==> flow/design.v <==
`timescale 1ns/10ps
module flex_counter
  #(
    parameter NUM_CNT_BITS = 4
    )
  (
   input wire 			   clk,
   input wire 			   n_rst,
   input wire 			   clear,
   input wire 			   count_enable,
   input wire [(NUM_CNT_BITS-1):0] rollover_val,
   output reg [(NUM_CNT_BITS-1):0] count_out,
   output reg 			   rollover_flag
   );
   reg [(NUM_CNT_BITS-1):0] temp_count_out;
   reg 			    temp_rollover_flag;
   always_ff @ (posedge clk, negedge n_rst)
     begin
	if (n_rst == 1'b0)  
	  begin
	     count_out <= '0;
	     rollover_flag <= 1'b0;
	  end
	else
	  begin
	     count_out <= temp_count_out;
	     rollover_flag <= temp_rollover_flag;
	  end
     end  
   always_comb				 
     begin
	temp_count_out = count_out;
	if (clear == 1'b1)
	  begin
	     temp_count_out = '0;
	  end
	else
	  begin
	     if (count_enable == 1'b1)
	       begin
		  temp_count_out = temp_count_out + 1'b1;
		  if (temp_count_out > rollover_val)
		    begin
		       temp_count_out = 1'b1;
		    end
	       end
	  end  
     end  
   always_comb				 
     begin
	temp_rollover_flag = rollover_flag;
	if (clear == 1'b1)
	  begin
	     temp_rollover_flag = 1'b0;
	  end
	else
	  begin
	     if (temp_count_out == rollover_val)
	       begin
		  temp_rollover_flag = 1'b1;
	       end
	     else
	       begin
		  temp_rollover_flag = 1'b0;
	       end
	  end  
     end  
endmodule  
module flex_pts_sr
  #(
    parameter NUM_BITS =4,
    parameter SHIFT_MSB = 1'b1
    )
   (
    input wire 		      clk, n_rst, shift_enable, load_enable,
    input wire [NUM_BITS-1:0] parallel_in,
    output reg 		      serial_out
    );
   reg [NUM_BITS-1:0] 	      parallel;
   reg [NUM_BITS-1:0] 	      parallel_nxt;
   reg 			      serial;
   reg 			      x;
   always_comb
     begin
	if(load_enable)
	  begin
	     parallel_nxt = parallel_in;
	     serial_out = parallel_nxt[NUM_BITS - 1];
	  end
	else
	  begin
	     if(shift_enable)
	       begin
		  if(SHIFT_MSB ==1 )begin
		     parallel_nxt = {parallel[NUM_BITS-2:0],1'b1};
		     serial_out = parallel[NUM_BITS-2];
		  end
		  else
		    begin
		       parallel_nxt= {1'b1,parallel[NUM_BITS-1:1]};
		       serial_out = parallel[0];
		    end
	       end
	     else
	       begin
		  parallel_nxt = parallel;
		  serial_out = 1;
	       end  
	  end
     end  
   always_ff @(posedge clk, negedge n_rst)
     begin
	if(n_rst == 0 )
	  begin
	     parallel <= '1;
	  end
	else
	  begin
	     parallel<= parallel_nxt;
	  end
     end  
   endmodule
`timescale 1ns/10ps
module flex_stp_sr
  #(
    parameter NUM_BITS = 4,
    parameter SHIFT_MSB = 1
    )
  (
   input wire clk,
   input wire n_rst,
   input wire shift_enable,
   input wire serial_in,
   output reg [(NUM_BITS-1):0] parallel_out
   );
   integer 		       i;
   always_ff @ (posedge clk, negedge n_rst)
     begin
	if (n_rst == 1'b0)
	  begin
	     for (i = 0; i < NUM_BITS; i = i + 1)
	       begin
		  parallel_out[i] <= 1;
	       end
	  end
	else
	  begin
             if (shift_enable == 1)
	       begin
		  if (SHIFT_MSB == 1)
		    begin
		       for (i = (NUM_BITS - 1); i > 0; i = i - 1)
			 begin
			    parallel_out[i] <= parallel_out[i - 1];
			 end
		       parallel_out[0] <= serial_in;
		    end
		  else
		    begin
		       for (i = 0; i < (NUM_BITS - 1); i = i + 1)
			 begin
			    parallel_out[i] <= parallel_out[i + 1];
			 end
		       parallel_out[NUM_BITS - 1] <= serial_in;
		    end
	       end  
	  end  
     end  
endmodule  
module tx_sr
  (
   input 	clk,
   input 	n_rst,
   input 	tx_enable,
   input 	load_enable,
   input [31:0] tx_data,
   output reg 	tx_out
   );
   flex_pts_sr #(32, 1) TX_SR
     (
      .clk(clk),
      .n_rst(n_rst),
      .shift_enable(tx_enable),
      .load_enable(load_enable),
      .parallel_in(tx_data),
      .serial_out(tx_out)
      );
endmodule  
module rx_sr
  (
   input 	     clk,
   input 	     n_rst,
   input 	     rx_enable,
   input wire 	     can_bus_data,
   output reg [31:0] rx_data
   );
   flex_stp_sr #(32, 1) RX_SR
     (
      .clk(clk),
      .n_rst(n_rst),
      .shift_enable(rx_enable),
      .serial_in(can_bus_data),
      .parallel_out(rx_data)
      );
endmodule  
module can_crc
  (
   input wire	     data,
   input wire	     crc_en,
   input wire	     clk,
   input wire 	     n_rst,
   output reg [14:0] crc_out
   );
   wire 	 crc_next;
   wire [14:0] 	 crc_temp;
   assign crc_temp = {crc_out[13:0],data};
   always_ff @ (posedge clk, negedge n_rst)
     begin
	if (n_rst == 1'b0)
	  begin
	     crc_out <= '0;
	  end
	else if (crc_en)
	  begin	 
	       crc_out <= crc_temp ^ 15'b0100010110011001;
	  end
     end  
endmodule  
`timescale 1ns / 10ps
module arbitration
  #(localparam [10:0] id = 11'b10101010000)
  (
   input wire clk,
   input wire n_rst,
   input wire rxd,
   input wire arbitration_start,
   output reg win,
   output reg loose 	     
   );
   reg 		     clear;
   wire     count_enable;
   reg 	[3:0]	     count_out;
   reg 		     rollover_flag;
   reg 		     tracking;
   assign count_enable = (arbitration_start && !tracking);
   flex_counter FLEX_COUNTER 
   (
    .clk(clk),
    .n_rst(n_rst),
    .clear(clear),
    .count_enable(count_enable),
    .rollover_val(4'b1010),
    .count_out(count_out),
    .rollover_flag(rollover_flag)
    );
   reg 		     winph;
   reg 		     looseph;
   reg 		     trackingph;
always_comb
  begin
     winph = win;
     looseph = loose;
     trackingph = tracking;
     clear = 0;
     if(arbitration_start)
       begin
     if(id[10-count_out] != rxd && tracking ==0)  
       begin
	  if(id[10-count_out] == 1) 
	    begin
	       trackingph = 1;
	       looseph = 1;
	       clear = 1;
	    end
	  else if(rxd == 1)
	    begin
	       trackingph = 1;
	       winph = 1;
	       clear = 1;
	    end
       end
     if(tracking ==1)
       begin
	  winph = 0;
	  looseph = 0;
	  clear = 1;
       end
       end  
     else
       begin
	  trackingph = 0;
       end  
  end
   always_ff @ (posedge clk, negedge n_rst)
     begin
	if(n_rst == 0)
	  begin
	     win <=0;
	     loose<=0;
	     tracking<=0;
	  end
	else
	  begin
	     win<=winph;
	     loose<=looseph;
	     tracking<=trackingph;
	  end  
     end  
endmodule  
`timescale 1ns / 10ps
module acceptance_filter
  (
   input wire 	clk,
   input wire 	n_rst,
   input wire 	enable,
   input wire 	rxd ,
   input [14:0] crc_calculated,
   output wire 	correct  
   );
   reg 		     clear;
   reg     count_enable;
   reg 	[3:0]	     count_out;
   reg 		     rollover_flag;
   reg 		     tracking;
   flex_counter FLEX_COUNTER 
   (
    .clk(clk),
    .n_rst(n_rst),
    .clear(clear),
    .count_enable(count_enable),
    .rollover_val(4'b1110),
    .count_out(count_out),
    .rollover_flag(rollover_flag)
    );
   reg 		     correctph;
   reg 		     trackingph;
   reg 		     correct1;
   assign correct = (count_out == 14 && correct1);
always_comb
  begin
     trackingph = tracking;
     correctph = 1;
     clear = 0;
     count_enable = 1;
     if(tracking) 
       correctph = 0;
     if(enable && tracking==0)  
       begin
	  clear = 0;
	  correctph = 1;
	  if(crc_calculated[14-count_out] !=rxd)
	    begin
	       correctph = 0;
	       trackingph =1;	       
	    end
       end
     if(!enable)
       begin
	  trackingph = 0;
	  count_enable = 0;
	  clear = 1;
       end
  end  
   always_ff @ (posedge clk, negedge n_rst)
     begin
	if(n_rst == 0)
	  begin
	     tracking<=0;
	     correct1<= 0;
	  end
	else
	  begin
	     correct1 <= correctph;
	     tracking<=trackingph;
	  end  
     end  
endmodule  
`timescale 1ns / 10ps
module can_register
  (
   input wire 	     clk,
   input wire 	     n_rst,
   input wire [31:0] command,
   input wire 	     rxd,
   output reg 	     txd, 
   output reg 	     write_fifo,
   output reg 	     read_fifo,
   output reg [31:0] send_data
   );
   typedef enum      bit [2:0] {SOF, ARBITRATION, CONTROL, DATA, CRC, ACK, EOF} stateType;
   stateType state;
   stateType next_state;
   reg [31:0] 	     rx_data;
   reg 		     rx_enable;
   reg 		     win_lose;
   reg 		     arbitration_start;
   reg 		     crc_enable;
   reg [14:0] 	     crc;
   reg 		     af_enable;
   reg 		     correct;
   reg 		     load_enable;
   reg [31:0] 	     send_data_to_tx;
    reg 		     tx_enable;
   reg [5:0] 	     num_bits;
   reg 		     clear;
   reg 		     count_enable;
   reg [5:0] 	     count_out;
   reg 		     rollover_flag;
   reg [5:0] 	     rollover_val;
 reg [31:0] send_dataph;
   reg [31:0] 	     temp_rx_data;
   wire 		     store_data;
   assign store_data = (state == CRC && count_out == 0);
   always_ff @ (negedge clk)
     begin
	if (n_rst == 1'b0)
	  begin
	     temp_rx_data <= '0;
	  end
	else
	  begin
	     if( store_data)
	       temp_rx_data   <=rx_data;
	  end  
     end  
   reg 	WRITE_CANph;
   reg 	WRITE_CAN;
   acceptance_filter ACCEPT
     (
      .clk(clk),
      .n_rst(n_rst),
      .rxd(rxd),
      .crc_calculated(crc),
      .correct(correct),
      .enable(af_enable)
      );
   wire data_for_crc;
   assign data_for_crc = (WRITE_CAN)? txd : rxd;
   can_crc CRC_module
     (
      .data(data_for_crc),
      .crc_en(crc_enable),
      .clk(clk),
      .n_rst(n_rst),
      .crc_out(crc)
      );
   flex_counter #(6) FLEX_COUNTER
   (
    .clk(clk),
    .n_rst(n_rst),
    .clear(clear),
    .count_enable(count_enable),
    .rollover_val(rollover_val),
    .count_out(count_out),
    .rollover_flag(rollover_flag)
    );
   tx_sr TX_SR
     (
      .clk(clk),
      .n_rst(n_rst),
      .tx_enable(tx_enable),
      .load_enable(load_enable),
      .tx_data(send_data_to_tx),
      .tx_out(txd)
      );
   rx_sr RX_SR
     (
      .clk(clk),
      .n_rst(n_rst),
      .rx_enable(rx_enable),
      .can_bus_data(rxd),
      .rx_data(rx_data)
      );
   arbitration ARBITRATION_module
     (
      .clk(clk),
      .n_rst(n_rst),
      .rxd(rxd),
      .arbitration_start(arbitration_start),
      .win(win),
      .loose(loose)
      );
   wire [31:0]	data_stored_commandph;
   reg 	[31:0]data_stored_command;
   reg 	      sync1; 
   reg 	      sync2;
   reg 	      sync;
   wire       sync_final;
   assign sync_final = (sync1 || sync2);
   assign data_stored_commandph = (sync2) ? command : data_stored_command;
   always_ff @ (posedge clk, negedge n_rst)
     begin
	if (n_rst == 1'b0)
	  begin
	     sync1 <= 0;
	     sync2<=0;
	     state <= SOF;
		send_data <= '0;
	     WRITE_CAN<= 1;
	  end
	else
	  begin
	     sync1<= sync;
	     sync2<= sync1;
	     send_data<= send_dataph;
	     WRITE_CAN<= WRITE_CANph;
	     state <= next_state;
	  end
     end  
   always_ff @( negedge clk)
     begin
	if(n_rst == 1'b0)
	  data_stored_command<= '1;
	else
	  data_stored_command<= data_stored_commandph;
       end
   always_comb
     begin
	next_state = state;
	case(state)
	  SOF:
	    begin
		 next_state = ARBITRATION;
	    end
	  ARBITRATION:
	    begin
	       if (count_out == 10)
		 next_state = CONTROL;
	       else
		 next_state = ARBITRATION;
	    end
	  CONTROL:
	    begin
	       if (count_out == 7)
		 next_state = DATA;
	       else
		 next_state = CONTROL;
	    end
	  DATA:
	    begin
	       if (count_out == 31)
		 next_state = CRC;
	       else
		 next_state = DATA;   
	    end
	  CRC:
	    begin
	       if (count_out == 14)
		 next_state = ACK;
	       else
		 next_state = CRC;
	    end
	  ACK:
	    begin
		 next_state = EOF;
	    end
	  EOF:
	    begin
		 next_state = SOF;
	    end
	endcase  
     end  
   always_comb
     begin
	load_enable = 1'b0;
	send_data_to_tx = '0;
	arbitration_start = 1'b0;
	clear = 1'b0;
	count_enable = 1'b0;
	rollover_val = '0;
	tx_enable = 1'b1;
	rx_enable = 1'b1;
	crc_enable = 1'b0;
	read_fifo = 1'b0;
	write_fifo = 1'b0;
	af_enable = 1'b0;
	WRITE_CANph = WRITE_CAN;
	sync = 0;
	send_dataph = send_data;
	case(state)
	  SOF:
	    begin
	       count_enable = 1'b1;
	       rollover_val = 1;
	       if (count_out == 0)
		 begin
		    load_enable = 1'b1;
		    tx_enable = 1'b1;
		    rx_enable = 1'b1;
		    count_enable = 1'b0;
		    clear = 1'b1;
		 end
	    end  
	  ARBITRATION:
	    begin
	       count_enable = 1'b1;
	       rollover_val = 10;
	       tx_enable = 1;
	       rx_enable = 1;
	       arbitration_start = 1'b1;
	       if (count_out == 0)
		 begin
		    load_enable = 1'b1;
		    tx_enable = 1'b1;
		    rx_enable = 1'b1;
		    send_data_to_tx = { 31'b0101010000000000000000000000000};
		 end
	       else if (count_out != 10)
		   begin
		      if (win)
			begin
			   count_enable = 1'b1;
			   clear = 1'b0;
			   read_fifo = 1'b1;
			   WRITE_CANph = 1;
			   sync = 1;
			end
		      else if (loose)
			begin
			   count_enable = 1'b1;
			   clear = 1'b0;
			   WRITE_CANph = 0;			   
			end
		      else
			begin
			   tx_enable = 1'b1;
			   rx_enable = 1'b1;
			   clear = 1'b0;
			end
		   end
		 else
		   begin
		      count_enable = 1'b0;
		      clear = 1'b1;
		   end
	    end  
	  CONTROL:
	    begin
		send_dataph = '0;	
	       count_enable = 1'b1;
	       rollover_val = 7;
	       if (count_out == 0)
		 begin
		    load_enable = 1'b1;
		    tx_enable = 1'b1;
		    rx_enable = 1'b1;
		    send_data_to_tx = { 31'b00100000000000000000000000000000};
		 end
	       else
		 begin
		    if (count_out != 7)
		      begin
			 tx_enable = 1'b1;
			 rx_enable = 1'b1;
			 send_data_to_tx = {31'b00100000000000000000000000000000};
		      end
		    else
		      begin
			 read_fifo = 1'b0;
			 count_enable = 1'b0;
			 clear = 1'b1;
		      end
		 end  
	    end  
	  DATA:
	    begin	  
	       count_enable = 1'b1;
	       rollover_val = 31;
	       crc_enable = 1'b1;
	        if (count_out == 0)
		 begin
		    load_enable = 1'b1;
		    tx_enable = 1'b1;
		    rx_enable = 1'b1;
		    send_data_to_tx = data_stored_command;
		 end
	       else
		 begin
		    if (count_out != 31)
		      begin
			 tx_enable = 1'b1;
			 rx_enable = 1'b1;
		      end
		    else
		      begin
			 count_enable = 1'b0;
			 clear = 1'b1;
		      end
		 end  
	    end  
	  CRC:
	    begin
	       count_enable = 1'b1;
	       rollover_val = 14;
	       send_data_to_tx = crc<<17;
	       if(count_out >= 1)
		  af_enable = 1'b1;
	       if (count_out == 0)
		 begin
		    load_enable = 1'b1;
		    tx_enable = 1'b1;
		    rx_enable = 1'b1;
		 end
	       else
		 begin
		    if (count_out != 14)
		      begin
			 tx_enable = 1'b1;
			 rx_enable = 1'b1;
		      end
		    else
		      begin
			 tx_enable = 1;
			 count_enable = 1'b0;
			 clear = 1'b1;
		      end  
		 end  
	    end  
	  ACK:
	    begin
	       af_enable = 1'b0;
	       count_enable = 1'b1;
	       rollover_val = 1;
	       if (count_out == 0)
		 begin
		    load_enable = 1'b1;
		    tx_enable = 1'b1;
		    rx_enable = 1'b1;
		    count_enable = 1'b0;
		    clear = 1'b1;
		    if (correct == 1'b1)
		      begin
			 send_data_to_tx = 8'h00000000;
			 send_dataph = temp_rx_data;
			 write_fifo = 1'b1;
		      end
		    else
		      send_data_to_tx = 8'h00;
		 end
	    end  
	  EOF:
	    begin
	       count_enable = 1'b1;
	       rollover_val = 1;
	       if (count_out == 0)
		 begin
		    load_enable = 1'b1;
		    tx_enable = 1'b1;
		    rx_enable = 1'b1;
		    send_data_to_tx = '0;
		    count_enable = 1'b0;
		    clear = 1'b1;
		 end
	    end  
	endcase  
     end  
endmodule  
module Sensor_FIFO_storage
(
	input wire write_clk,
	input wire read_clk,
	input wire n_rst,
	input wire write_command,
	input wire read_command,
	input wire [31:0] write_data,
	output reg fifo_full,
	output reg fifo_empty,
	output reg [31:0] read_data
);
reg write_enable;
reg read_enable;
reg [3:0] write_pointer;
reg [3:0] read_pointer;
logic FIFO_write;
reg read_clear, read_corner_clear;
reg write_clear, write_corner_clear;
reg [7:0][31:0] data;
flex_counter #(4) READ_COUNTER (.clk(read_clk), .n_rst(n_rst), .count_enable(read_enable), .rollover_val(4'd8), .count_out(read_pointer), .clear(read_clear | read_corner_clear));
flex_counter #(4) WRITE_COUNTER (.clk(write_clk), .n_rst(n_rst), .count_enable(write_enable), .rollover_val(4'd8), .count_out(write_pointer), .clear(write_clear | write_corner_clear));
always_comb begin
	write_enable = 0;
	if(write_command) begin
		if(!fifo_full | (fifo_full && ((write_pointer + 1) == read_pointer)))		 
			write_enable = 1;
		else
			write_enable = 0;
	end
end
always_comb begin
	read_enable = 0;
	if(read_command) begin
		if(!fifo_empty)
			read_enable = 1;
		else
			read_enable = 0;
	end
end
always_ff @(posedge write_clk) begin
	if(n_rst == 0) begin
		data[0] <= 32'h0;		 
		data[1] <= 32'h0;
		data[2] <= 32'h0;
		data[3] <= 32'h0;
		data[4] <= 32'h0;
		data[5] <= 32'h0;
		data[6] <= 32'h0;
		data[7] <= 32'h0;
	end
	else begin
		if(FIFO_write && !write_pointer[3])	 
			data[write_pointer[2:0]] <= write_data;
	end
end
always_comb begin
	fifo_empty = 0;
	read_corner_clear = 0;
	write_corner_clear = 0;
	if((read_pointer == write_pointer)) begin
		fifo_empty = 1;
		if(read_pointer != 0) begin
			read_corner_clear = 1;
			write_corner_clear = 1;
		end
	end
end
always_comb begin
	fifo_full = 0;
	if((write_pointer == 4'd8 && read_pointer == 0) || ((write_pointer + 1) == read_pointer))
		fifo_full = 1;
end
assign FIFO_write = !fifo_full;
always_comb begin
	read_clear = 0;
	write_clear = 0;
	if(write_pointer == 4'd8 && read_pointer != 4'd0)	 
		write_clear = 1;
	if(read_pointer == 4'd8)
		read_clear = 1;
end
always_comb begin
	if(fifo_empty || read_pointer[3])	 
		read_data = 0;
	else
		read_data = data[read_pointer[2:0]];
end
endmodule 
module Command_FIFO_storage
(
	input wire write_clk,
	input wire read_clk,
	input wire n_rst,
	input wire write_command,
	input wire read_command,
	input wire [31:0] write_data,
	output reg fifo_full,
	output reg fifo_empty,
	output reg [31:0] read_data
);
reg write_enable;
reg read_enable;
reg [3:0] write_pointer;
reg [3:0] read_pointer;
logic FIFO_write;
reg read_clear, read_corner_clear;
reg write_clear, write_corner_clear;
reg [7:0][31:0] data;
flex_counter #(4) READ_COUNTER (.clk(read_clk), .n_rst(n_rst), .count_enable(read_enable), .rollover_val(4'd8), .count_out(read_pointer), .clear(read_clear | read_corner_clear));
flex_counter #(4) WRITE_COUNTER (.clk(write_clk), .n_rst(n_rst), .count_enable(write_enable), .rollover_val(4'd8), .count_out(write_pointer), .clear(write_clear | write_corner_clear));
always_comb begin
	write_enable = 0;
	if(write_command) begin
		if(!fifo_full | (fifo_full && ((write_pointer + 1) == read_pointer)))	 
			write_enable = 1;
		else
			write_enable = 0;
	end
end
always_comb begin
	read_enable = 0;
	if(read_command) begin
		if(!fifo_empty)
			read_enable = 1;
		else
			read_enable = 0;
	end
end
always_ff @(posedge write_clk) begin
	if(n_rst == 0) begin		 
		data[0] <= 32'h0;
		data[1] <= 32'h0;
		data[2] <= 32'h0;
		data[3] <= 32'h0;
		data[4] <= 32'h0;
		data[5] <= 32'h0;
		data[6] <= 32'h0;
		data[7] <= 32'h0;
	end
	else begin	
		if(FIFO_write && !write_pointer[3])	 
			data[write_pointer[2:0]] <= write_data;
	end
end
always_comb begin
	fifo_empty = 0;
	read_corner_clear = 0;
	write_corner_clear = 0;
	if((read_pointer == write_pointer)) begin
		fifo_empty = 1;
		if(read_pointer != 0) begin
			read_corner_clear = 1;
			write_corner_clear = 1;
		end
	end
end
always_comb begin
	fifo_full = 0;
	if((write_pointer == 4'd8 && read_pointer == 0) || ((write_pointer + 1) == read_pointer))
		fifo_full = 1;
end
assign FIFO_write = !fifo_full;
always_comb begin
	read_clear = 0;
	write_clear = 0;
	if(write_pointer == 4'd8 && read_pointer != 4'd0)	 
		write_clear = 1;
	if(read_pointer == 4'd8)
		read_clear = 1;
end
always_comb begin
	if(fifo_empty || read_pointer[3])	 
		read_data = 0;
	else
		read_data = data[read_pointer[2:0]];
end
endmodule 
module Control_Unit
(
	input clk, n_rst,
	input logic [15:0] command_data, address,
	input logic renable, wenable,
	input logic [2:0] data_size, burst_size,
	output logic [31:0] sensor_data,
	output logic slave_wait,
	input logic sensor_fifo_full, sensor_fifo_empty,
	output logic sensor_read, sensor_write,
	input logic command_fifo_full, command_fifo_empty,
	output logic command_read, command_write,
	input logic [31:0] command_rdata, sensor_rdata,
	output logic [31:0] command_wdata, sensor_wdata,
	input logic [31:0] rx_data,
	input logic read_fifo,
	input logic write_fifo,
	output logic [31:0] tx_data
);
localparam CAN_BUS_READY = 1'b1;
localparam CAN_BUS_BUSY = 1'b0;
typedef enum bit [3:0] {IDLE, CHECK_SENSOR_FIFO, CHECK_COMMAND_FIFO, READ_SENSOR, WRITE_SENSOR, READ_COMMAND, WRITE_COMMAND, NO_SENSOR_DATA, NO_COMMAND_DATA, COMMAND_FULL, WAIT_STATE} stateType;
stateType state, next_state, current, next;
always_ff @ (posedge clk, negedge n_rst) begin
	if(n_rst == 1'b0) begin
		state <= IDLE;
		current <= IDLE;
	end
	else begin
		current <= next;
		state <= next_state;
	end
end
always_comb begin
	tx_data = 32'hFFFFFFFF;
	command_read = 0;
	command_write = 0;
	sensor_read = 0;
	sensor_write = 0;
	sensor_data = 32'h0;
	slave_wait = 1;
	command_wdata = 32'h0;
	sensor_wdata = 32'h0;
	next_state = state;
	next = current;
	case(state) 
		IDLE: begin
			if(write_fifo)
				next_state = WRITE_SENSOR;
			else if(read_fifo)
				next_state = CHECK_COMMAND_FIFO;
			else begin
				next_state = IDLE;
				slave_wait = 1;
			end
		end
		CHECK_COMMAND_FIFO: begin
			slave_wait = 0;
			if(command_fifo_empty)
				next_state = NO_COMMAND_DATA;
			else
				next_state = READ_COMMAND;
		end
		NO_COMMAND_DATA: begin
			next_state = IDLE;
			command_read = 0;
			slave_wait = 0;
		end
		READ_COMMAND: begin
			command_read = 1;
			tx_data = command_rdata;
			next_state = WAIT_STATE;
		end
		WRITE_SENSOR: begin
			sensor_write = 1;
			sensor_wdata = rx_data;
			next_state = WAIT_STATE;
		end
		WAIT_STATE: begin
			if(!read_fifo)
				next_state = IDLE;
			else
				next_state = WAIT_STATE;
			slave_wait = 0;
		end
	endcase
	case(current)
		IDLE: begin
			slave_wait = 0;
			if(wenable)
				next = CHECK_COMMAND_FIFO;
			else if(renable)
				next = CHECK_SENSOR_FIFO;
			else
				next = IDLE;
		end
		CHECK_COMMAND_FIFO: begin
			if(command_fifo_full) begin
				slave_wait = 1;
				next = COMMAND_FULL;
			end
			else
				next = WRITE_COMMAND;
		end
		CHECK_SENSOR_FIFO: begin
			if(sensor_fifo_empty) begin
				slave_wait = 1;
				next = NO_SENSOR_DATA;
			end
			else 
				next = READ_SENSOR;
		end
		COMMAND_FULL: begin
			command_write = 0;
			slave_wait = 1;
			if(renable)
				next = CHECK_SENSOR_FIFO;
			else
				next = IDLE;
		end
		WRITE_COMMAND: begin
			command_write = 1;
			command_wdata = {address, command_data};
			if(renable)
				next = CHECK_SENSOR_FIFO;
			else
				next = IDLE;
			slave_wait = 1;
		end
		NO_SENSOR_DATA: begin
			sensor_read = 0;
			slave_wait = 1;
			if(wenable)
				next = CHECK_COMMAND_FIFO;
			else
				next = IDLE;
		end
		READ_SENSOR: begin
			sensor_read = 1;
			slave_wait = 1;
			sensor_data = sensor_rdata;
			if(wenable)
				next = CHECK_COMMAND_FIFO;
			else
				next = IDLE;
		end	
	endcase
end
endmodule 
module AHB_Slave
#(
	parameter BASE_ADDRESS = 32'h0,
	parameter NUMBER_OF_ADDRESSES = 32		 
)
(
	input logic HCLK, HRESETn, HWRITE, HSEL,
	input logic [31:0] HADDR, HWDATA,
	input logic [1:0] HTRANS,
	input logic [2:0] HBURST, HSIZE,
	output logic [31:0] HRDATA,
	output logic HRESP, HREADYOUT,
	input logic [31:0] sensor_data,
	input logic slave_wait,
	output logic [15:0] command_data, address,
	output logic renable, wenable,
	output logic [2:0] data_size, burst_size
);
localparam ADDRESS_MAX = BASE_ADDRESS + NUMBER_OF_ADDRESSES - 1;
localparam IDLE_TRANS = 2'b00;		 
localparam BUSY_TRANS = 2'b01;		 
localparam NONSEQ_TRANS = 2'b10;	 
localparam SEQ_TRANS = 2'b11;		 
localparam SINGLE_BURST = 3'b000;
localparam INCR_BURST = 3'b001;
localparam WRAP4_BURST = 3'b010;
localparam INCR4_BURST = 3'b011;
localparam WRAP8_BURST = 3'b100;
localparam INCR8_BURST = 3'b101;
localparam WRAP16_BURST = 3'b110;
localparam INCR16_BURST = 3'b111;
localparam SLAVE_OKAY = 1'b0;
localparam SLAVE_ERROR = 1'b1;
localparam SLAVE_READY = 1'b1;
localparam SLAVE_NOTREADY = 1'b0;
typedef enum bit [2:0] {IDLE, READ, WRITE, FIRST_ERROR, SECOND_ERROR} stateType;
stateType state, next_state;
logic [4:0] burst_counter;  
always_ff @ (posedge HCLK, negedge HRESETn) begin
	if(HRESETn == 0) begin
		state <= IDLE;
		burst_counter <= 0;
	end
	else begin
		state <= next_state;
		if(HTRANS == NONSEQ_TRANS)	 
			burst_counter <= 1;
		else if(HTRANS == SEQ_TRANS)
			burst_counter <= burst_counter + 1;
		else
			burst_counter <= burst_counter;
	end
end
always_comb begin
	next_state = state;
	case(state)
		IDLE: begin		 
			if(HSEL) begin
				if((HADDR[14:0] > ADDRESS_MAX) || (HTRANS != NONSEQ_TRANS))
					next_state = FIRST_ERROR;
				else if(HWRITE)
					next_state = WRITE;
				else 
					next_state = READ;
			end
			else
				next_state = IDLE;
		end
		READ: begin
			if(HTRANS == BUSY_TRANS)		 
				next_state = READ;
			else if(HSEL) begin
				if(HADDR[14:0] > ADDRESS_MAX)
					next_state = FIRST_ERROR;
				else if(HSEL && HWRITE && HTRANS == NONSEQ_TRANS)
					next_state = WRITE;
				else if(HSEL && ~HWRITE)
					next_state = READ;
				else
					next_state = FIRST_ERROR;
			end
			else
				next_state = IDLE;
		end
		WRITE: begin			 
			if(HTRANS == BUSY_TRANS)
				next_state = WRITE;
			else if(HSEL) begin
				if(HADDR[14:0] > ADDRESS_MAX)
					next_state = FIRST_ERROR;
				else if(HSEL && ~HWRITE && HTRANS == NONSEQ_TRANS)
					next_state = READ;
				else if(HSEL && HWRITE)
					next_state = WRITE;
				else
					next_state = FIRST_ERROR;
			end
			else
				next_state = IDLE;
		end
		FIRST_ERROR: begin			 
			next_state = SECOND_ERROR;
		end
		SECOND_ERROR: begin
			next_state = IDLE;
		end
	endcase
end
assign HRESP = ((state == FIRST_ERROR) || (state == SECOND_ERROR))? SLAVE_ERROR : SLAVE_OKAY;
assign HRDATA = sensor_data;
assign command_data = HWDATA[15:0];
assign HREADYOUT = ((state == FIRST_ERROR)? 1'b0 : ((state == SECOND_ERROR)? 1'b0 : ~slave_wait));
assign address = {HADDR[31], HADDR[14:0]};
assign burst_size = HBURST;
assign data_size = HSIZE;
assign renable = (state == READ && HTRANS != BUSY_TRANS);
assign wenable = (state == WRITE && HTRANS != BUSY_TRANS);
endmodule 
module AHB2CAN_top
(
	input logic HCLK, HRESETn, HWRITE, HSEL,
	input logic [31:0] HADDR, HWDATA,
	input logic [1:0] HTRANS,
	input logic [2:0] HBURST, HSIZE,
	output logic [31:0] HRDATA,
	output logic HRESP, HREADYOUT,
	input logic rx_data,
	output logic tx_data
);
reg [31:0] sensor_data;
reg [15:0] address, command_data;
reg slave_wait, renable, wenable;
reg [2:0] data_size, burst_size;
reg sensor_fifo_full, sensor_fifo_empty, sensor_read, sensor_write, command_fifo_full, command_fifo_empty, command_read, command_write;
reg [31:0] command_rdata, sensor_rdata, command_wdata, sensor_wdata;
reg read_fifo, write_fifo;
reg [31:0] CAN_rx_data, CAN_tx_data;
AHB_Slave AHBS (.HCLK(HCLK), 
		.HRESETn(HRESETn), 
		.HWRITE(HWRITE),
		.HSEL(HSEL),
		.HADDR(HADDR),
		.HWDATA(HWDATA),
		.HTRANS(HTRANS),
		.HBURST(HBURST),
		.HSIZE(HSIZE),
		.HRDATA(HRDATA),
		.HRESP(HRESP),
		.HREADYOUT(HREADYOUT),
		.sensor_data(sensor_data),
		.address(address),
		.command_data(command_data),
		.slave_wait(slave_wait),
		.renable(renable),
		.wenable(wenable),
		.data_size(data_size),
		.burst_size(burst_size)
);
Control_Unit CU(.clk(HCLK),
		.n_rst(HRESETn),
		.command_data(command_data),
		.address(address),
		.renable(renable),
		.wenable(wenable),
		.data_size(data_size),
		.burst_size(burst_size),
		.sensor_data(sensor_data),
		.slave_wait(slave_wait),
		.sensor_fifo_full(sensor_fifo_full),
		.sensor_fifo_empty(sensor_fifo_empty),
		.command_fifo_full(command_fifo_full),
		.command_fifo_empty(command_fifo_empty),
		.sensor_read(sensor_read),
		.sensor_write(sensor_write),
		.command_read(command_read),
		.command_write(command_write),
		.command_rdata(command_rdata),
		.command_wdata(command_wdata),
		.sensor_rdata(sensor_rdata),
		.sensor_wdata(sensor_wdata),
		.rx_data(CAN_rx_data),
		.read_fifo(read_fifo),
		.write_fifo(write_fifo),
		.tx_data(CAN_tx_data)
);
Sensor_FIFO_storage SFIFO      (.write_clk(HCLK),
				.read_clk(HCLK),
				.n_rst(HRESETn),
				.write_command(sensor_write),
				.read_command(sensor_read),
				.write_data(sensor_wdata),
				.fifo_full(sensor_fifo_full),
				.fifo_empty(sensor_fifo_empty),
				.read_data(sensor_rdata)
);
Command_FIFO_storage CFIFO     (.write_clk(HCLK),
				.read_clk(HCLK),
				.n_rst(HRESETn),
				.write_command(command_write),
				.read_command(command_read),
				.write_data(command_wdata),
				.fifo_full(command_fifo_full),
				.fifo_empty(command_fifo_empty),
				.read_data(command_rdata)
);
can_register CANbus    (.clk(HCLK),
			.n_rst(HRESETn),
			.command(CAN_tx_data),
			.rxd(rx_data),
			.txd(tx_data),
			.write_fifo(write_fifo),
			.read_fifo(read_fifo),
			.send_data(CAN_rx_data)
);
endmodule 		 
# Reports on AHB2CAN_top
# Each step is given for the RTL above and for the edited RTL.
# Lines under "orig" count in the file above, lines under "edited" in the edited file.
# "change" is "edited" less "orig", of the values as shown; "change_rel_pct" is that difference over "orig", in percent.
# Operators carry their Yosys type and port widths (W data, S select, Z words).
# Cell names lack the library's common part.
# A cell with n/a has no value.
[setup]
top = "AHB2CAN_top"
clock_port = "HCLK"
library = "sky130hd"
lib_corner = "tt_025C_1v80"

# Edit of the RTL
# The edit as a unified diff against the file above.
# The edit is scripted: it alters the design's behaviour and was not made to optimise anything.
# begin of diff
@@ -1288,12 +1288,16 @@
 				.read_data(command_rdata)
 );
+wire tx_data_a, tx_data_b;
 can_register CANbus    (.clk(HCLK),
 			.n_rst(HRESETn),
 			.command(CAN_tx_data),
 			.rxd(rx_data),
-			.txd(tx_data),
+			.txd(tx_data_a),
 			.write_fifo(write_fifo),
 			.read_fifo(read_fifo),
 			.send_data(CAN_rx_data)
 );
+can_register CANbus_2 (.clk(HCLK), .n_rst(HRESETn), .command(~CAN_tx_data), .rxd(rx_data),
+    .txd(tx_data_b));
+assign tx_data = tx_data_a ^ tx_data_b;
 endmodule 		 
# end of diff

# After elaboration
# Counts by Yosys on the flattened word-level netlist (proc, flatten, opt, wreduce; memories kept). Register bits leave out memories and registers merged into their read ports (data or address). Print and check cells are left out.
[bits]
columns = ["element", "orig", "edited", "change", "change_rel_pct"]
rows = [
  ["reg_bits", 738, 835, 97, 13.14],
  ["latchBits", 0, 0, 0, "n/a"],
  ["ram_bits", 0, 0, 0, "n/a"],
  ["romBits", 0, 0, 0, "n/a"],
  ["clocked_rd_ports_x_width", 0, 0, 0, "n/a"],
  ["mem_count", 0, 0, 0, "n/a"],
  ["inputBits", 77, 77, 0, 0.00],
  ["elab_cells", 381, 502, 121, 31.76],
]
[op_classes]
columns = ["element", "orig", "edited", "change", "change_rel_pct"]
rows = [
  ["add_sub_neg", 13, 16, 3, 23.08],
  ["multipliers", 0, 0, 0, "n/a"],
  ["div_mod_pow", 0, 0, 0, "n/a"],
  ["compare", 9, 11, 2, 22.22],
  ["equal", 52, 70, 18, 34.62],
  ["n_shift", 8, 9, 1, 12.50],
  ["n_mux", 156, 218, 62, 39.74],
  ["bitwise", 18, 23, 5, 27.78],
  ["n_reduce_logical", 67, 85, 18, 26.87],
]
[ops]
columns = ["cell", "orig", "edited", "change", "change_rel_pct"]
rows = [
  ["$mux W1", 90, 134, 44, 48.89],
  ["$reduce_bool A2 Y1", 11, 17, 6, 54.55],
  ["$mux W4", 23, 26, 3, 13.04],
  ["$eq A3 B3 Y1 const B", 4, 7, 3, 75.00],
  ["$mux W6", 3, 6, 3, 100.00],
  ["$logic_and A1 B1 Y1", 19, 21, 2, 10.53],
  ["$mux W32", 10, 12, 2, 20.00],
  ["$ne A2 B2 Y1 const B", 6, 8, 2, 33.33],
  ["$not A1 Y1", 5, 7, 2, 40.00],
  ["$eq A3 B2 Y1 const B", 4, 6, 2, 50.00],
  ["$eq A6 B4 Y1 const B", 2, 4, 2, 100.00],
  ["$mux W30", 2, 4, 2, 100.00],
  ["$ne A6 B4 Y1 const B", 2, 4, 2, 100.00],
  ["$pmux W1 S5", 2, 4, 2, 100.00],
  ["$reduce_and A4 Y1", 2, 4, 2, 100.00],
  ["$mux W3", 12, 13, 1, 8.33],
  ["$add A4 B1 Y4 const B", 6, 7, 1, 16.67],
  ["$gt A4 B4 Y1 const B", 6, 7, 1, 16.67],
  ["$logic_not A1 Y1", 5, 6, 1, 20.00],
  ["$mux W2", 5, 6, 1, 20.00],
  ["$eq A3 B1 Y1 const B", 2, 3, 1, 50.00],
  ["$logic_not A3 Y1", 2, 3, 1, 50.00],
  ["$ne A1 B1 Y1", 2, 3, 1, 50.00],
  ["$reduce_and A2 Y1", 2, 3, 1, 50.00],
  ["$reduce_and A3 Y1", 2, 3, 1, 50.00],
  ["$reduce_bool A7 Y1", 2, 3, 1, 50.00],
  ["$reduce_or A3 Y1", 2, 3, 1, 50.00],
  ["$sub A4 B4 Y5 const A", 2, 3, 1, 50.00],
]
# The list need not be complete.

# Longest topological paths
# Longest topological path by Yosys (ltp), each cell counted once; first at word level (registers and memories cut), then after technology mapping (sequential cells cut; the memories' decode and read muxes count).
[logic_depth]
columns = ["element", "orig", "edited", "change", "change_rel_pct"]
rows = [
  ["word_depth", 10, 10, 0, 0.00],
  ["ABC_AREA", "0", "0", "n/a", "n/a"],
  ["mapped_depth", 12, 13, 1, 8.33],
  ["ltp_nobuf", 11, 10, -1, -9.09],
]

# Netlist
# The flow's flattened synthesis, as Yosys stat reports it; memories are mapped. The netlist is that of the ABC_AREA named above (0 if unset); the other value can give another one.
[by_type]
columns = ["cell_type", "orig", "edited", "change", "change_rel_pct"]
rows = [
  ["a32o_1", 256, 96, -160, -62.50],
  ["a22o_1", 187, 309, 122, 65.24],
  ["a21oi_1", 74, 176, 102, 137.84],
  ["o2bb2ai_1", 0, 97, 97, "n/a"],
  ["buf_2", 30, 94, 64, 213.33],
  ["nor2_1", 171, 113, -58, -33.92],
  ["a22oi_1", 78, 27, -51, -65.38],
  ["inv_1", 44, 90, 46, 104.55],
  ["nand2_1", 285, 329, 44, 15.44],
  ["nand4_1", 8, 51, 43, 537.50],
  ["and2_1", 7, 44, 37, 528.57],
  ["dfrtp_1", 105, 141, 36, 34.29],
  ["o22ai_1", 2, 38, 36, 1800.00],
  ["dfstp_2", 68, 101, 33, 48.53],
  ["dfxtp_1", 576, 608, 32, 5.56],
  ["o221ai_1", 0, 32, 32, "n/a"],
  ["mux2i_1", 68, 39, -29, -42.65],
  ["o22a_1", 34, 6, -28, -82.35],
]
# The list need not be complete.
[mapped]
columns = ["element", "orig", "edited", "change", "change_rel_pct"]
rows = [
  ["cells", 2802, 3270, 468, 16.70],
  ["synth_area_um2", 31113.6, 35627.9, 4514.3, 14.51],
  ["sequential_area_um2", 15945.3, 18353.9, 2408.6, 15.11],
  ["ff_cells", 749, 850, 101, 13.48],
]
# By module: a second synthesis without flattening, with its own total; a netlist apart from the flattened one above.
[hier_totals]
columns = ["element", "orig", "edited", "change", "change_rel_pct"]
rows = [
  ["hier_cells", 3733, 4736, 1003, 26.87],
  ["hier_area_um2", 36871.6, 47330.4, 10458.8, 28.37],
]
# Rows give one instance, submodules left out.
[by_module_orig]
columns = ["module", "n_inst", "n_cells", "area_um2", "seq_area_um2"]
rows = [
  ["Command_FIFO_storage", 1, 1060, 11033.1, 5124.9],
  ["Sensor_FIFO_storage", 1, 1147, 10905.5, 5124.9],
  ["can_register", 1, 427, 4284.1, 2334.7],
  ["flex_counter (NUM_CNT_BITS=4)", 4, 68, 598.1, 125.1],
  ["flex_pts_sr", 1, 138, 1520.2, 814.5],
  ["flex_stp_sr", 1, 68, 1385.1, 840.8],
  ["Control_Unit", 1, 179, 1363.8, 327.8],
  ["flex_counter", 2, 72, 591.8, 125.1],
  ["AHB_Slave", 1, 105, 847.1, 126.4],
  ["flex_counter (NUM_CNT_BITS=6)", 1, 87, 729.4, 175.2],
  ["can_crc", 1, 39, 586.8, 375.4],
  ["acceptance_filter", 1, 45, 435.4, 50.0],
  ["arbitration", 1, 22, 205.2, 75.1],
  ["AHB2CAN_top", 1, 0, 0.0, 0.0],
]
# orig: Further modules, not shown: 2.
[by_module_edited]
columns = ["module", "n_inst", "n_cells", "area_um2", "seq_area_um2"]
rows = [
  ["Command_FIFO_storage", 1, 1060, 11033.1, 5124.9],
  ["Sensor_FIFO_storage", 1, 1147, 10905.5, 5124.9],
  ["can_register", 2, 427, 4284.1, 2334.7],
  ["flex_pts_sr", 2, 138, 1520.2, 814.5],
  ["flex_stp_sr", 2, 68, 1385.1, 840.8],
  ["flex_counter (NUM_CNT_BITS=4)", 4, 68, 598.1, 125.1],
  ["flex_counter", 4, 72, 591.8, 125.1],
  ["flex_counter (NUM_CNT_BITS=6)", 2, 87, 729.4, 175.2],
  ["Control_Unit", 1, 179, 1363.8, 327.8],
  ["can_crc", 2, 39, 586.8, 375.4],
  ["acceptance_filter", 2, 45, 435.4, 50.0],
  ["AHB_Slave", 1, 105, 847.1, 126.4],
  ["arbitration", 2, 22, 205.2, 75.1],
  ["AHB2CAN_top", 1, 33, 128.9, 0.0],
]
# edited: Further modules, not shown: 2.

# Layout results
# Runs of the flow (Yosys, OpenROAD) on both versions; the two runs of a pair have the same settings. The constraints put input and output delay at 20% of the set period each and load the outputs with 0.01 pF.
[flow_settings_pair_1]
CORE_UTILIZATION = 40
period_ns = 8.89
CAP_MARGIN = 20
CORE_MARGIN = 2
SLEW_MARGIN = 20
[measured_pair_1]
columns = ["element", "orig", "edited", "change", "change_rel_pct"]
rows = [
  ["ys_area_um2", 31113.6, 35627.9, 4514.3, 14.51],
  ["total_die_area_um2", 80029.6, 91473.0, 11443.4, 14.30],
  ["final_util_pct", 46.3, 46.0, -0.3, "n/a"],
  ["ws_setup_ps", 750, 402, -348, "n/a"],
  ["timing.setup.tns_ps", 0, 0, 0, "n/a"],
]
[flow_settings_pair_2]
CAP_MARGIN = 10
CORE_ASPECT_RATIO = 1.86
CORE_UTILIZATION = 38
CTS_CLUSTER_SIZE = 66
MAX_ROUTING_LAYER = "met5"
MIN_ROUTING_LAYER = "met1"
PLACE_DENSITY_LB_ADDON = 0.11
SETUP_SLACK_MARGIN = 1.17
SLEW_MARGIN = 20
period_ns = 8.5
CORE_MARGIN = 2
[measured_pair_2]
columns = ["element", "orig", "edited", "change", "change_rel_pct"]
rows = [
  ["ys_area_um2", 31113.6, 35627.9, 4514.3, 14.51],
  ["total_die_area_um2", 84293.5, 96341.9, 12048.4, 14.29],
  ["final_util_pct", 43.4, 43.6, 0.2, "n/a"],
  ["ws_setup_ps", 1023, 708, -315, "n/a"],
  ["timing.setup.tns_ps", 0, 0, 0, "n/a"],
]
